==> flow/design.v <==
module Bicubic (
    input CLK,
    input RST,
    input enable,
    input [7:0] input_data,
    output logic [13:0] iaddr,
    output logic ird,
    output logic we,
    output logic [13:0] waddr,
    output logic [7:0] output_data,
    input [6:0] V0,
    input [6:0] H0,
    input [4:0] SW,
    input [4:0] SH,
    input [5:0] TW,
    input [5:0] TH,
    output logic DONE
);
parameter  IDLE=5'd0,PRE_PROCESS=5'd1,DELTA_X=5'd2,DELTA_Y=5'd3,IN16=5'd4,
           JUDGE=5'd5,Y0_ST=5'd6,Y1_ST=5'd7,Y2_ST=5'd8,Y3_ST=5'd9,X_ST=5'd10,
           Y_ST=5'd11,WRITE=5'd12,IN4=5'd13,DONE_ST=5'd14;
reg [4:0] state,next_state,cnt;
reg [6:0] q_x, q_y;
reg [7:0] win [0:15],inter [0:3],out_reg,cal_p_n1,cal_p_0,cal_p_1,
          cal_p_2,cal_result;
reg [17:0] cal_x_fp;
reg [18:0] p_x_delta, p_y_delta;
reg [24:0] p_x, p_y;        
wire x_match, y_match;
wire [24:0] x_add_delta, y_add_delta;
wire x_match_write, y_match_write;
wire x_jump_IN4;
wire [5:0] div_a=(state==DELTA_X)?SW-'d1:SH-'d1;        
wire [23:0] div_a_temp=div_a << 18;         
wire [5:0] div_b=(state==DELTA_X)?TW-'d1:TH-'d1;
wire [23:0] div_result=div_a_temp / div_b; 
assign DONE=state==DONE_ST;
assign ird='b1;
always @(posedge CLK or posedge RST) begin
    if (RST) begin
        state<=IDLE;
        cnt<=5'd0;  
    end
    else begin
        state<=next_state;
        cnt<=(state!=next_state)?5'd0:cnt+5'd1;
    end
end
always @(*) begin
    case (state)
        IDLE:next_state=(enable)?PRE_PROCESS:IDLE;
        PRE_PROCESS:next_state=DELTA_X;
        DELTA_X:next_state=(cnt==5'd5)?DELTA_Y:DELTA_X;
        DELTA_Y:next_state=(cnt==5'd5)?IN16:DELTA_Y;
        IN16:next_state=(cnt==5'd16)?JUDGE:IN16 ;         
        JUDGE:next_state=(x_match && y_match)?WRITE:(y_match)?Y_ST:(x_match)?X_ST:Y0_ST;
        Y0_ST:next_state=Y1_ST;       
        Y1_ST:next_state=Y2_ST;       
        Y2_ST:next_state=Y3_ST;       
        Y3_ST:next_state=X_ST;        
        X_ST:next_state=WRITE;        
        Y_ST:next_state=WRITE;        
        WRITE:next_state=(q_y==TH-1'd1 && q_x==TW-1'd1)?DONE_ST:(q_x==TW-1'd1)?IN16:(x_jump_IN4)?IN4:JUDGE;
        IN4:next_state=(cnt==5'd4)?JUDGE:IN4;         
        DONE_ST:next_state=IDLE;
        default:next_state=IDLE;
    endcase
end 
always @(*) begin
    case (state)
        Y0_ST:begin
            cal_x_fp=p_x[17:0];
            cal_p_n1=win[0];   
            cal_p_0=win[1];  
            cal_p_1=win[2];  
            cal_p_2=win[3];  
        end 
        Y1_ST:begin
            cal_x_fp=p_x[17:0];
            cal_p_n1=win[4];   
            cal_p_0=win[5];  
            cal_p_1=win[6];  
            cal_p_2=win[7];  
        end 
        Y2_ST:begin
            cal_x_fp=p_x[17:0];
            cal_p_n1=win[8];   
            cal_p_0=win[9];  
            cal_p_1=win[10];  
            cal_p_2=win[11];  
        end 
        Y3_ST:begin
            cal_x_fp=p_x[17:0];
            cal_p_n1=win[12];   
            cal_p_0=win[13];  
            cal_p_1=win[14];  
            cal_p_2=win[15];  
        end 
        X_ST:begin
            cal_x_fp=p_y[17:0];
            cal_p_n1=inter[0];  
            cal_p_0=inter[1];
            cal_p_1=inter[2];
            cal_p_2=inter[3];
        end 
        Y_ST:begin
            cal_x_fp=p_x[17:0];
            cal_p_n1=inter[0];  
            cal_p_0=inter[1];
            cal_p_1=inter[2];
            cal_p_2=inter[3];
        end 
        default:begin
            cal_x_fp=p_x[17:0];
            cal_p_n1=18'd0;
            cal_p_0=18'd0;
            cal_p_1=18'd0;
            cal_p_2=18'd0;
        end 
    endcase
end
always @(*) begin
    case (state)
        IN16:begin
            we=1'b0;
            output_data=8'd0;
            waddr=14'd0;
            case (cnt)
               5'd0:iaddr=(((p_x[24:18]-2'd1)<<6)+((p_x[24:18]-2'd1)<<5)+((p_x[24:18]-2'd1)<<2))+((p_y[24:18]-2'd1));
               5'd1:iaddr=(((p_x[24:18]-2'd0)<<6)+((p_x[24:18]-2'd0)<<5)+((p_x[24:18]-2'd0)<<2))+((p_y[24:18]-2'd1));
               5'd2:iaddr=(((p_x[24:18]+2'd1)<<6)+((p_x[24:18]+2'd1)<<5)+((p_x[24:18]+2'd1)<<2))+((p_y[24:18]-2'd1));
               5'd3:iaddr=(((p_x[24:18]+2'd2)<<6)+((p_x[24:18]+2'd2)<<5)+((p_x[24:18]+2'd2)<<2))+((p_y[24:18]-2'd1));
               5'd4:iaddr=(((p_x[24:18]-2'd1)<<6)+((p_x[24:18]-2'd1)<<5)+((p_x[24:18]-2'd1)<<2))+((p_y[24:18]+2'd0));
               5'd5:iaddr=(((p_x[24:18]-2'd0)<<6)+((p_x[24:18]-2'd0)<<5)+((p_x[24:18]-2'd0)<<2))+((p_y[24:18]+2'd0));
               5'd6:iaddr=(((p_x[24:18]+2'd1)<<6)+((p_x[24:18]+2'd1)<<5)+((p_x[24:18]+2'd1)<<2))+((p_y[24:18]+2'd0));
               5'd7:iaddr=(((p_x[24:18]+2'd2)<<6)+((p_x[24:18]+2'd2)<<5)+((p_x[24:18]+2'd2)<<2))+((p_y[24:18]+2'd0));
               5'd8:iaddr=(((p_x[24:18]-2'd1)<<6)+((p_x[24:18]-2'd1)<<5)+((p_x[24:18]-2'd1)<<2))+((p_y[24:18]+2'd1));
               5'd9:iaddr=(((p_x[24:18]-2'd0)<<6)+((p_x[24:18]-2'd0)<<5)+((p_x[24:18]-2'd0)<<2))+((p_y[24:18]+2'd1));
               5'd10:iaddr=(((p_x[24:18]+2'd1)<<6)+((p_x[24:18]+2'd1)<<5)+((p_x[24:18]+2'd1)<<2))+((p_y[24:18]+2'd1));
               5'd11:iaddr=(((p_x[24:18]+2'd2)<<6)+((p_x[24:18]+2'd2)<<5)+((p_x[24:18]+2'd2)<<2))+((p_y[24:18]+2'd1));
               5'd12:iaddr=(((p_x[24:18]-2'd1)<<6)+((p_x[24:18]-2'd1)<<5)+((p_x[24:18]-2'd1)<<2))+((p_y[24:18]+2'd2));
               5'd13:iaddr=(((p_x[24:18]-2'd0)<<6)+((p_x[24:18]-2'd0)<<5)+((p_x[24:18]-2'd0)<<2))+((p_y[24:18]+2'd2));
               5'd14:iaddr=(((p_x[24:18]+2'd1)<<6)+((p_x[24:18]+2'd1)<<5)+((p_x[24:18]+2'd1)<<2))+((p_y[24:18]+2'd2));
               5'd15:iaddr=(((p_x[24:18]+2'd2)<<6)+((p_x[24:18]+2'd2)<<5)+((p_x[24:18]+2'd2)<<2))+((p_y[24:18]+2'd2));
               default:iaddr=14'd0;
            endcase
        end
        IN4:begin
            we=1'b0;
            output_data=8'd0;
            waddr=14'd0;
            case (cnt)
               5'd0:iaddr=(((p_x[24:18]+2'd2)<<6)+((p_x[24:18]+2'd2)<<5)+((p_x[24:18]+2'd2)<<2))+((p_y[24:18]-2'd1));
               5'd1:iaddr=(((p_x[24:18]+2'd2)<<6)+((p_x[24:18]+2'd2)<<5)+((p_x[24:18]+2'd2)<<2))+((p_y[24:18]+2'd0));
               5'd2:iaddr=(((p_x[24:18]+2'd2)<<6)+((p_x[24:18]+2'd2)<<5)+((p_x[24:18]+2'd2)<<2))+((p_y[24:18]+2'd1));
               5'd3:iaddr=(((p_x[24:18]+2'd2)<<6)+((p_x[24:18]+2'd2)<<5)+((p_x[24:18]+2'd2)<<2))+((p_y[24:18]+2'd2));
                default:iaddr=14'd0;
            endcase
        end
        WRITE:begin
            iaddr=14'd0;
            we=1'b1;
            output_data=out_reg;
            waddr=q_x+q_y*TW;
        end
        default:begin
            output_data=8'd0;
            we=1'b0;
            iaddr=14'd0;
            waddr=14'd0;
        end 
    endcase
end
wire signed [12:0] a, b, c, d;   
assign a=- $signed({1'b0,cal_p_n1})+$signed({1'b0,cal_p_0})+$signed({1'b0,cal_p_0,1'b0}) - $signed({1'b0,cal_p_1}) - $signed({1'b0,cal_p_1,1'b0})+$signed({1'b0,cal_p_2});
assign b=$signed({1'b0,cal_p_n1,1'b0}) - $signed({1'b0,cal_p_0}) - $signed({1'b0,cal_p_0,2'b0})+$signed({1'b0,cal_p_1,2'b0}) - $signed({1'b0,cal_p_2});
assign c=- $signed({1'b0,cal_p_n1})+$signed({1'b0,cal_p_1});
assign d=$signed({1'b0,cal_p_0,1'b0});
wire [17:0] x3, x2, x1;      
wire [35:0] x2_temp,x3_temp;
assign x1=cal_x_fp;
assign x2_temp=x1 * cal_x_fp;
assign x2=x2_temp[35:18];
assign x3_temp=x2 * cal_x_fp;
assign x3=x3_temp[35:18];
wire signed [32:0] result_ext, ax, bx, cx, dx;     
assign ax=$signed(a) * $signed({1'b0,x3});
assign bx=$signed(b) * $signed({1'b0,x2});
assign cx=$signed(c) * $signed({1'b0,x1});
assign dx=$signed({d,18'd0});
assign result_ext=$signed(ax)+$signed(bx)+$signed(cx)+$signed(dx);
assign cal_result=(result_ext[32])?8'd0:(result_ext[32:18] >= 15'd511)?8'd255:result_ext[26:19]+result_ext[18];   
assign x_match=(p_x[17:13]==5'd0)||(p_x[17:13]==5'b11111);
assign y_match=(p_y[17:13]==5'd0)||(p_y[17:13]==5'b11111);
assign x_add_delta=p_x+p_x_delta;
assign y_add_delta=p_y+p_y_delta;
assign x_match_write=(x_add_delta[17:13]==5'd0)|| (x_add_delta[17:13]==5'b11111);
assign y_match_write=(y_add_delta[17:13]==5'd0)||(y_add_delta[17:13]==5'b11111);
assign x_jump_IN4=x_match_write||(x_add_delta[24:18] > p_x[24:18]);
integer i1;
always @(posedge CLK or posedge RST) begin
    if (RST) begin
        for (i1=0; i1<16; i1=i1+1) begin
            win[i1]<=8'd0;
        end
        for (i1=0; i1<4; i1=i1+1) begin
            inter[i1]<=8'd0;
        end
        out_reg<=8'd0;
        p_x_delta<=19'd0;
        p_y_delta<=19'd0;
        p_x<=25'd0;
        p_y<=25'd0;
        q_x<=25'd0;
        q_y<=25'd0;
    end
    else begin
        case (state)
            PRE_PROCESS:begin
                p_x<={H0,18'd0};
                p_y<={V0,18'd0};
                q_x<=7'd0;
                q_y<=7'd0;
            end
            DELTA_X:p_x_delta<=div_result;
            DELTA_Y:p_y_delta<=div_result;
            IN16:begin
                case (cnt)
                   5'd1:win[00]<=input_data;
                   5'd2:win[01]<=input_data;
                   5'd3:win[02]<=input_data;
                   5'd4:win[03]<=input_data;
                   5'd5:win[04]<=input_data;
                   5'd6:win[05]<=input_data;
                   5'd7:win[06]<=input_data;
                   5'd8:win[07]<=input_data;
                   5'd9:win[08]<=input_data;
                   5'd10:win[09]<=input_data;
                   5'd11:win[10]<=input_data;
                   5'd12:win[11]<=input_data;
                   5'd13:win[12]<=input_data;
                   5'd14:win[13]<=input_data;
                   5'd15:win[14]<=input_data;
                   5'd16:win[15]<=input_data;
                endcase
            end 
            JUDGE:begin
                if (next_state==WRITE) begin
                    out_reg<=win[5];
                end
                if(next_state==Y_ST) begin
                    inter[0]<=win[4];
                    inter[1]<=win[5];
                    inter[2]<=win[6];
                    inter[3]<=win[7];
                end
                else if(next_state==X_ST) begin
                    inter[0]<=win[1];
                    inter[1]<=win[5];
                    inter[2]<=win[9];
                    inter[3]<=win[13];
                end
            end
            Y0_ST:inter[0]<=cal_result;    
            Y1_ST:inter[1]<=cal_result;
            Y2_ST:inter[2]<=cal_result;
            Y3_ST:inter[3]<=cal_result;
            X_ST:out_reg<=cal_result;
            Y_ST: out_reg<=cal_result;
            WRITE:begin
                if (q_x==(TW-'d1)) begin
                    p_x<={H0,{18'd0}};
                    q_x<='d0;
                    if (y_match_write) begin
                        p_y[24:18]<=y_add_delta[24:18]+y_add_delta[17];
                        p_y[17:0]<=25'd0;                           
                    end
                    else begin
                        p_y<=y_add_delta;
                    end
                    q_y<=q_y+'d1;
                end
                else if (x_jump_IN4) begin
                    if (x_match_write) begin
                        p_x[24:18]<=x_add_delta[24:18]+x_add_delta[17];
                        p_x[17:0]<=25'd0;                           
                    end
                    else begin
                        p_x<=x_add_delta;
                    end
                    q_x<=q_x +'d1;
                end
                else begin
                    p_x<=x_add_delta;
                    q_x<=q_x +'d1;
                end
                if (x_jump_IN4) begin
                    win[00]<=win [01];
                    win[01]<=win [02];
                    win[02]<=win [03];
                    win[04]<=win [05];
                    win[05]<=win [06];
                    win[06]<=win [07];
                    win[08]<=win [09];
                    win[09]<=win [10];
                    win[10]<=win [11];
                    win[12]<=win [13];
                    win[13]<=win [14];
                    win[14]<=win [15];
                end
            end
            IN4:begin
                case (cnt)
                   5'd1:win[03]<=input_data;     
                   5'd2:win[07]<=input_data;
                   5'd3:win[11]<=input_data;
                   5'd4:win[15]<=input_data;
                endcase
            end
        endcase
    end
end
endmodule
# Step by step through the tools: Bicubic
# Each step is given for the RTL above and for the edited RTL.
# "orig" refers to lines of the RTL above, "edited" to lines of the edited file.
# "delta" is "edited" less "orig", of the values as shown.
# Library cell names are shortened.
# A cell with - has no value.
[inputs]
top = "Bicubic"
clock_port = "CLK"
cell_library = "sky130hd"
pvt_corner = "tt_025C_1v80"

# Diff
# The edit as a unified diff against the file above.
# This change comes from a script, not from a designer; no optimisation was intended.
# begin of diff
@@ -193,5 +193,7 @@
 assign x_match=(p_x[17:13]==5'd0)||(p_x[17:13]==5'b11111);
 assign y_match=(p_y[17:13]==5'd0)||(p_y[17:13]==5'b11111);
-assign x_add_delta=p_x+p_x_delta;
+reg [24:0] x_add_delta_ff;
+always @(posedge CLK) x_add_delta_ff <=p_x+p_x_delta;
+assign x_add_delta = x_add_delta_ff;
 assign y_add_delta=p_y+p_y_delta;
 assign x_match_write=(x_add_delta[17:13]==5'd0)|| (x_add_delta[17:13]==5'b11111);
# end of diff

# Word-level counts
# Yosys after proc, flatten, opt, wreduce and memory -nomap, before mapping. Print and check cells are not counted.
[bits]
columns = ["item", "orig", "edited", "delta"]
rows = [
  ["reg_bits", 279, 304, 25],
  ["word_cells", 310, 311, 1],
  ["input_bits", 47, 47, 0],
  ["out_inout_bits", 39, 39, 0],
]
[classes]
columns = ["item", "orig", "edited", "delta"]
rows = [
  ["compare", 2, 2, 0],
  ["mux", 104, 104, 0],
  ["addsub", 59, 59, 0],
  ["multipliers", 6, 6, 0],
  ["equal", 65, 65, 0],
  ["n_reduce_logical", 44, 44, 0],
  ["n_div", 1, 1, 0],
]
# Operator kinds equal on both sides are left out: 73.

# Depth
# Longest topological path by Yosys (ltp), each cell counted once; first at word level (registers and memories cut), then after technology mapping (sequential cells cut; the memories' decode and read muxes count).
[logic_depth]
columns = ["item", "orig", "edited", "delta"]
rows = [
  ["word_depth", 17, 17, 0],
  ["abc_area", "0", "0", "-"],
  ["mapped_depth", 281, 284, 3],
  ["mapped_depth_nobuf", 252, 255, 3],
]

# Synthesis result
# The flow's flattened synthesis, as Yosys stat reports it; memories are mapped. The netlist is that of the ABC_AREA named above (0 if unset); the other value can give another one.
[mapped]
columns = ["item", "orig", "edited", "delta"]
rows = [
  ["mapped_area_um2", 79064.6, 79942.9, 878.3],
  ["cell_count", 9459, 9512, 53],
  ["flip_flops", 279, 304, 25],
]
[types]
columns = ["cell", "orig", "edited", "delta"]
rows = [
  ["a21oi_1", 622, 468, -154],
  ["o21ai_0", 243, 385, 142],
  ["nor2_1", 808, 672, -136],
  ["nand2_1", 1112, 1226, 114],
  ["nor3_1", 123, 95, -28],
  ["a21o_1", 91, 118, 27],
  ["dfxtp_1", 0, 25, 25],
  ["a221oi_1", 19, 40, 21],
  ["a22oi_1", 48, 68, 20],
  ["xor2_1", 141, 122, -19],
  ["nor2b_1", 78, 59, -19],
  ["inv_1", 1624, 1641, 17],
  ["or3_1", 46, 62, 16],
  ["a211o_1", 7, 23, 16],
  ["mux2i_1", 93, 80, -13],
  ["o21ai_1", 18, 31, 13],
  ["mux2_2", 89, 77, -12],
  ["a31oi_1", 32, 44, 12],
]
# Cell types equal on both sides are left out: 17.
# Not every row of either side is listed.

# Path before layout
# OpenSTA on the mapped netlist: ideal clock, no wires. The path of least setup slack (recovery checks aside). Input and output delay are each 20% of the period. Register names are those of the netlist, which keeps one name where synthesis merged equal registers.
[synth_timing]
columns = ["item", "orig", "edited", "delta"]
rows = [
  ["path_type", "input-to-reg", "input-to-reg", "-"],
  ["startpoint", "input TW[0]", "input TW[0]", "-"],
  ["endpoint", "register p_y_delta[0]", "register p_x_delta[0]", "-"],
  ["t_arrival_ns", 63.443, 63.654, 0.211],
  ["path_delay_ns", 51.594, 51.797, 0.203],
  ["path_stages", 274, 267, -7],
  ["t_first_pin_ns", 12.000, 12.000, 0.000],
  ["path_slack_ns", -3.594, -3.796, -0.202],
  ["tclk_ns", 60.0, 60.0, 0.0],
  ["period_less_setup_slack_ns", 63.594, 63.796, 0.202],
]
# "path_delay_ns" = arrival - input delay + setup time.
# "path_stages": output pins that drive a net of the path, with the launching flip-flop's if there is one; two outputs of one cell count as two.
# "period_less_setup_slack_ns" = period - worst setup slack (recovery checks aside). The figure is calculated, with input and output delays left at 20% of the set period.
# The rows between start and end are the longest chain of elaborated cells between them; the timing report does not say that the signal goes this way. Where chains are equally long, one stands for them.
# Each line given opens the expression or statement behind the cell; cells for indexed reads and writes are added by Yosys, which also makes memories of some case tables.
[synth_via_orig]
cell_sequence = "clkbuf_1 > inv_1 > nor2_1 > a21oi_4 > inv_2 > clkbuf_1 > clkbuf_1 > clkbuf_1 > clkbuf_1 > buf_1 > clkbuf_1 > ha_1 > o211a_1 > a21oi_1 > ha_1 > nand2_1 > a21oi_1 > a311oi_2 > (+238 left out) > o21a_1 > o21ai_0 > nand2b_1 > a21oi_1 > nand2b_1 > a2111oi_4 > and3_1 > nand4_1 > clkbuf_1 > nor2_1 > a21oi_1 > ha_1 > a21oi_1 > o311ai_0 > a2111oi_2 > o2111a_1 > o2111a_1 > a41oi_1"
elab_chain_len = 3
cells_between = 3
classes_between = "add/sub: 1; div: 1; mux: 1"
[synth_lines_orig]
columns = ["item", "line", "text"]
rows = [
  ["start, declared", 15, "input [5:0] TW,"],
  ["subtractor 6 x 1 -> 7 bit", 35, "wire [5:0] div_b=(state==DELTA_X)?TW-'d1:TH-'d1;"],
  ["2-to-1 mux 6 bit", 35, ""],
  ["divider 24 x 6 -> 24 bit", 36, "wire [23:0] div_result=div_a_temp / div_b;"],
  ["end, assigned", 211, "p_y_delta<=19'd0;"],
  ["end, assigned", 226, "DELTA_Y:p_y_delta<=div_result;"],
  ["end, declared", 27, "reg [18:0] p_x_delta, p_y_delta;"],
]
[synth_via_edited]
cell_sequence = "inv_1 > nor2_1 > a21oi_4 > inv_2 > buf_6 > clkbuf_1 > clkbuf_1 > clkbuf_1 > clkbuf_1 > clkbuf_1 > ha_1 > a21oi_1 > ha_1 > nand2_1 > o31a_1 > a21oi_1 > mux2_2 > ha_1 > (+231 left out) > o21a_1 > o21a_1 > o21a_1 > o21ai_0 > nand2b_1 > or3_1 > nor4b_4 > mux2_1 > ha_1 > nor2b_1 > o211ai_1 > a21oi_1 > a211oi_1 > nand3_1 > a2111oi_0 > o2111ai_1 > a211oi_2 > a31oi_1"
elab_chain_len = 3
cells_between = 3
classes_between = "add/sub: 1; div: 1; mux: 1"
[synth_lines_edited]
columns = ["item", "line", "text"]
rows = [
  ["start, declared", 15, "input [5:0] TW,"],
  ["subtractor 6 x 1 -> 7 bit", 35, "wire [5:0] div_b=(state==DELTA_X)?TW-'d1:TH-'d1;"],
  ["2-to-1 mux 6 bit", 35, ""],
  ["divider 24 x 6 -> 24 bit", 36, "wire [23:0] div_result=div_a_temp / div_b;"],
  ["end, assigned", 212, "p_x_delta<=19'd0;"],
  ["end, assigned", 227, "DELTA_X:p_x_delta<=div_result;"],
  ["end, declared", 27, "reg [18:0] p_x_delta, p_y_delta;"],
]

# Worst path after layout
# From the final timing report of each run of set A: the path of least setup slack in the routed layout; clock arrival at registers is part of the times.
[layout_timing]
columns = ["item", "orig", "edited", "delta"]
rows = [
  ["path_type", "input-to-reg", "input-to-reg", "-"],
  ["startpoint", "input TW[0]", "input TW[0]", "-"],
  ["endpoint", "register p_x_delta[0]", "register p_y_delta[0]", "-"],
  ["path_stages", 246, 245, -1],
  ["t_first_pin_ns", 11.56, 11.56, 0.00],
  ["t_arrival_ns", 55.92, 56.42, 0.50],
  ["tclk_ns", 57.8, 57.8, 0.0],
  ["path_slack_ns", 2.30, 1.81, -0.49],
]
# The rows between start and end are the longest chain of elaborated cells between them; the timing report does not say that the signal goes this way. Where chains are equally long, one stands for them.
[layout_via_orig]
cell_sequence = "clkdlybuf4s50_1 > inv_1 > ha_2 > or3b_2 > o2bb2ai_4 > o21a_4 > o211ai_1 > a21oi_1 > ha_2 > nand2_1 > a21oi_1 > a311oi_2 > o21ai_2 > a221oi_2 > or2_4 > ha_1 > o211a_1 > a211oi_2 > (+210 left out) > o21ai_2 > nand2b_1 > a21oi_2 > nand2b_1 > a2111oi_4 > and3_4 > nand4_1 > buf_6 > buf_4 > nand2b_1 > o21ai_1 > mux2i_1 > ha_1 > a21o_1 > a21o_1 > o2111ai_1 > o2111a_1 > a41oi_1"
elab_chain_len = 3
cells_between = 3
classes_between = "add/sub: 1; div: 1; mux: 1"
[layout_lines_orig]
columns = ["item", "line", "text"]
rows = [
  ["start, declared", 15, "input [5:0] TW,"],
  ["subtractor 6 x 1 -> 7 bit", 35, "wire [5:0] div_b=(state==DELTA_X)?TW-'d1:TH-'d1;"],
  ["2-to-1 mux 6 bit", 35, ""],
  ["divider 24 x 6 -> 24 bit", 36, "wire [23:0] div_result=div_a_temp / div_b;"],
  ["end, assigned", 210, "p_x_delta<=19'd0;"],
  ["end, assigned", 225, "DELTA_X:p_x_delta<=div_result;"],
  ["end, declared", 27, "reg [18:0] p_x_delta, p_y_delta;"],
]
[layout_via_edited]
cell_sequence = "clkdlybuf4s50_1 > inv_2 > ha_4 > or4b_4 > o22ai_4 > o21ai_2 > and2_4 > nor2_4 > a21oi_1 > a21oi_1 > ha_1 > nand2_1 > o31a_1 > a21oi_2 > mux2_4 > ha_4 > o21a_1 > o21ai_2 > (+209 left out) > o21ai_2 > nand2b_1 > or3_4 > nor4b_4 > buf_4 > mux2i_1 > o21ai_1 > ha_1 > a21oi_1 > nor2b_1 > o211ai_1 > a21oi_2 > a211oi_2 > nand3_2 > a2111oi_4 > o2111ai_2 > a211oi_2 > a31oi_1"
elab_chain_len = 3
cells_between = 3
classes_between = "add/sub: 1; div: 1; mux: 1"
[layout_lines_edited]
columns = ["item", "line", "text"]
rows = [
  ["start, declared", 15, "input [5:0] TW,"],
  ["subtractor 6 x 1 -> 7 bit", 35, "wire [5:0] div_b=(state==DELTA_X)?TW-'d1:TH-'d1;"],
  ["2-to-1 mux 6 bit", 35, ""],
  ["divider 24 x 6 -> 24 bit", 36, "wire [23:0] div_result=div_a_temp / div_b;"],
  ["end, assigned", 213, "p_y_delta<=19'd0;"],
  ["end, assigned", 228, "DELTA_Y:p_y_delta<=div_result;"],
  ["end, declared", 27, "reg [18:0] p_x_delta, p_y_delta;"],
]

# Flow runs
# Both versions went through the flow (Yosys, OpenROAD) with the same settings in each pair. Constraints: input delay and output delay 20% of the set period each, output load 0.01 pF.
[flow_settings_set_A]
CORE_UTILIZATION = 40
period_ns = 57.8
CAP_MARGIN = 20
CORE_MARGIN = 2
SLEW_MARGIN = 20
[results_set_A]
columns = ["item", "orig", "edited", "delta"]
rows = [
  ["finish.utilization_frac", 0.441, 0.445, 0.004],
  ["yosys_chip_area_um2", 79064.6, 79942.9, 878.3],
  ["timing.setup.ws_ns", 2.304, 1.813, -0.491],
  ["timing.achieved_period_ns", 55.496, 55.987, 0.491],
  ["final_stdcell_area_um2", 86752.0, 88721.3, 1969.3],
  ["die_footprint_um2", 201233.0, 203451.0, 2218.0],
  ["tns_ns", 0.000, 0.000, 0.000],
  ["hold_ws_ns", 0.493, 0.447, -0.046],
]
[flow_settings_set_B]
CORE_ASPECT_RATIO = 1.81
CORE_UTILIZATION = 31
HOLD_SLACK_MARGIN = -0.03
MIN_ROUTING_LAYER = "met1"
PLACE_DENSITY = 0.36
SETUP_SLACK_MARGIN = 5.0
period_ns = 102.0
CAP_MARGIN = 20
CORE_MARGIN = 2
SLEW_MARGIN = 20
[results_set_B]
columns = ["item", "orig", "edited", "delta"]
rows = [
  ["finish.utilization_frac", 0.338, 0.339, 0.001],
  ["yosys_chip_area_um2", 79064.6, 79942.9, 878.3],
  ["timing.setup.ws_ns", 19.543, 19.726, 0.183],
  ["timing.achieved_period_ns", 82.457, 82.274, -0.183],
  ["final_stdcell_area_um2", 85769.8, 86863.3, 1093.5],
  ["die_footprint_um2", 259282.0, 262139.0, 2857.0],
  ["tns_ns", 0.000, 0.000, 0.000],
  ["hold_ws_ns", 0.493, 0.449, -0.044],
]
# "timing.achieved_period_ns": clock period set for the run, less the worst setup slack. It is reckoned from that one timing run; input and output delays stay at 20% of the period that was set.
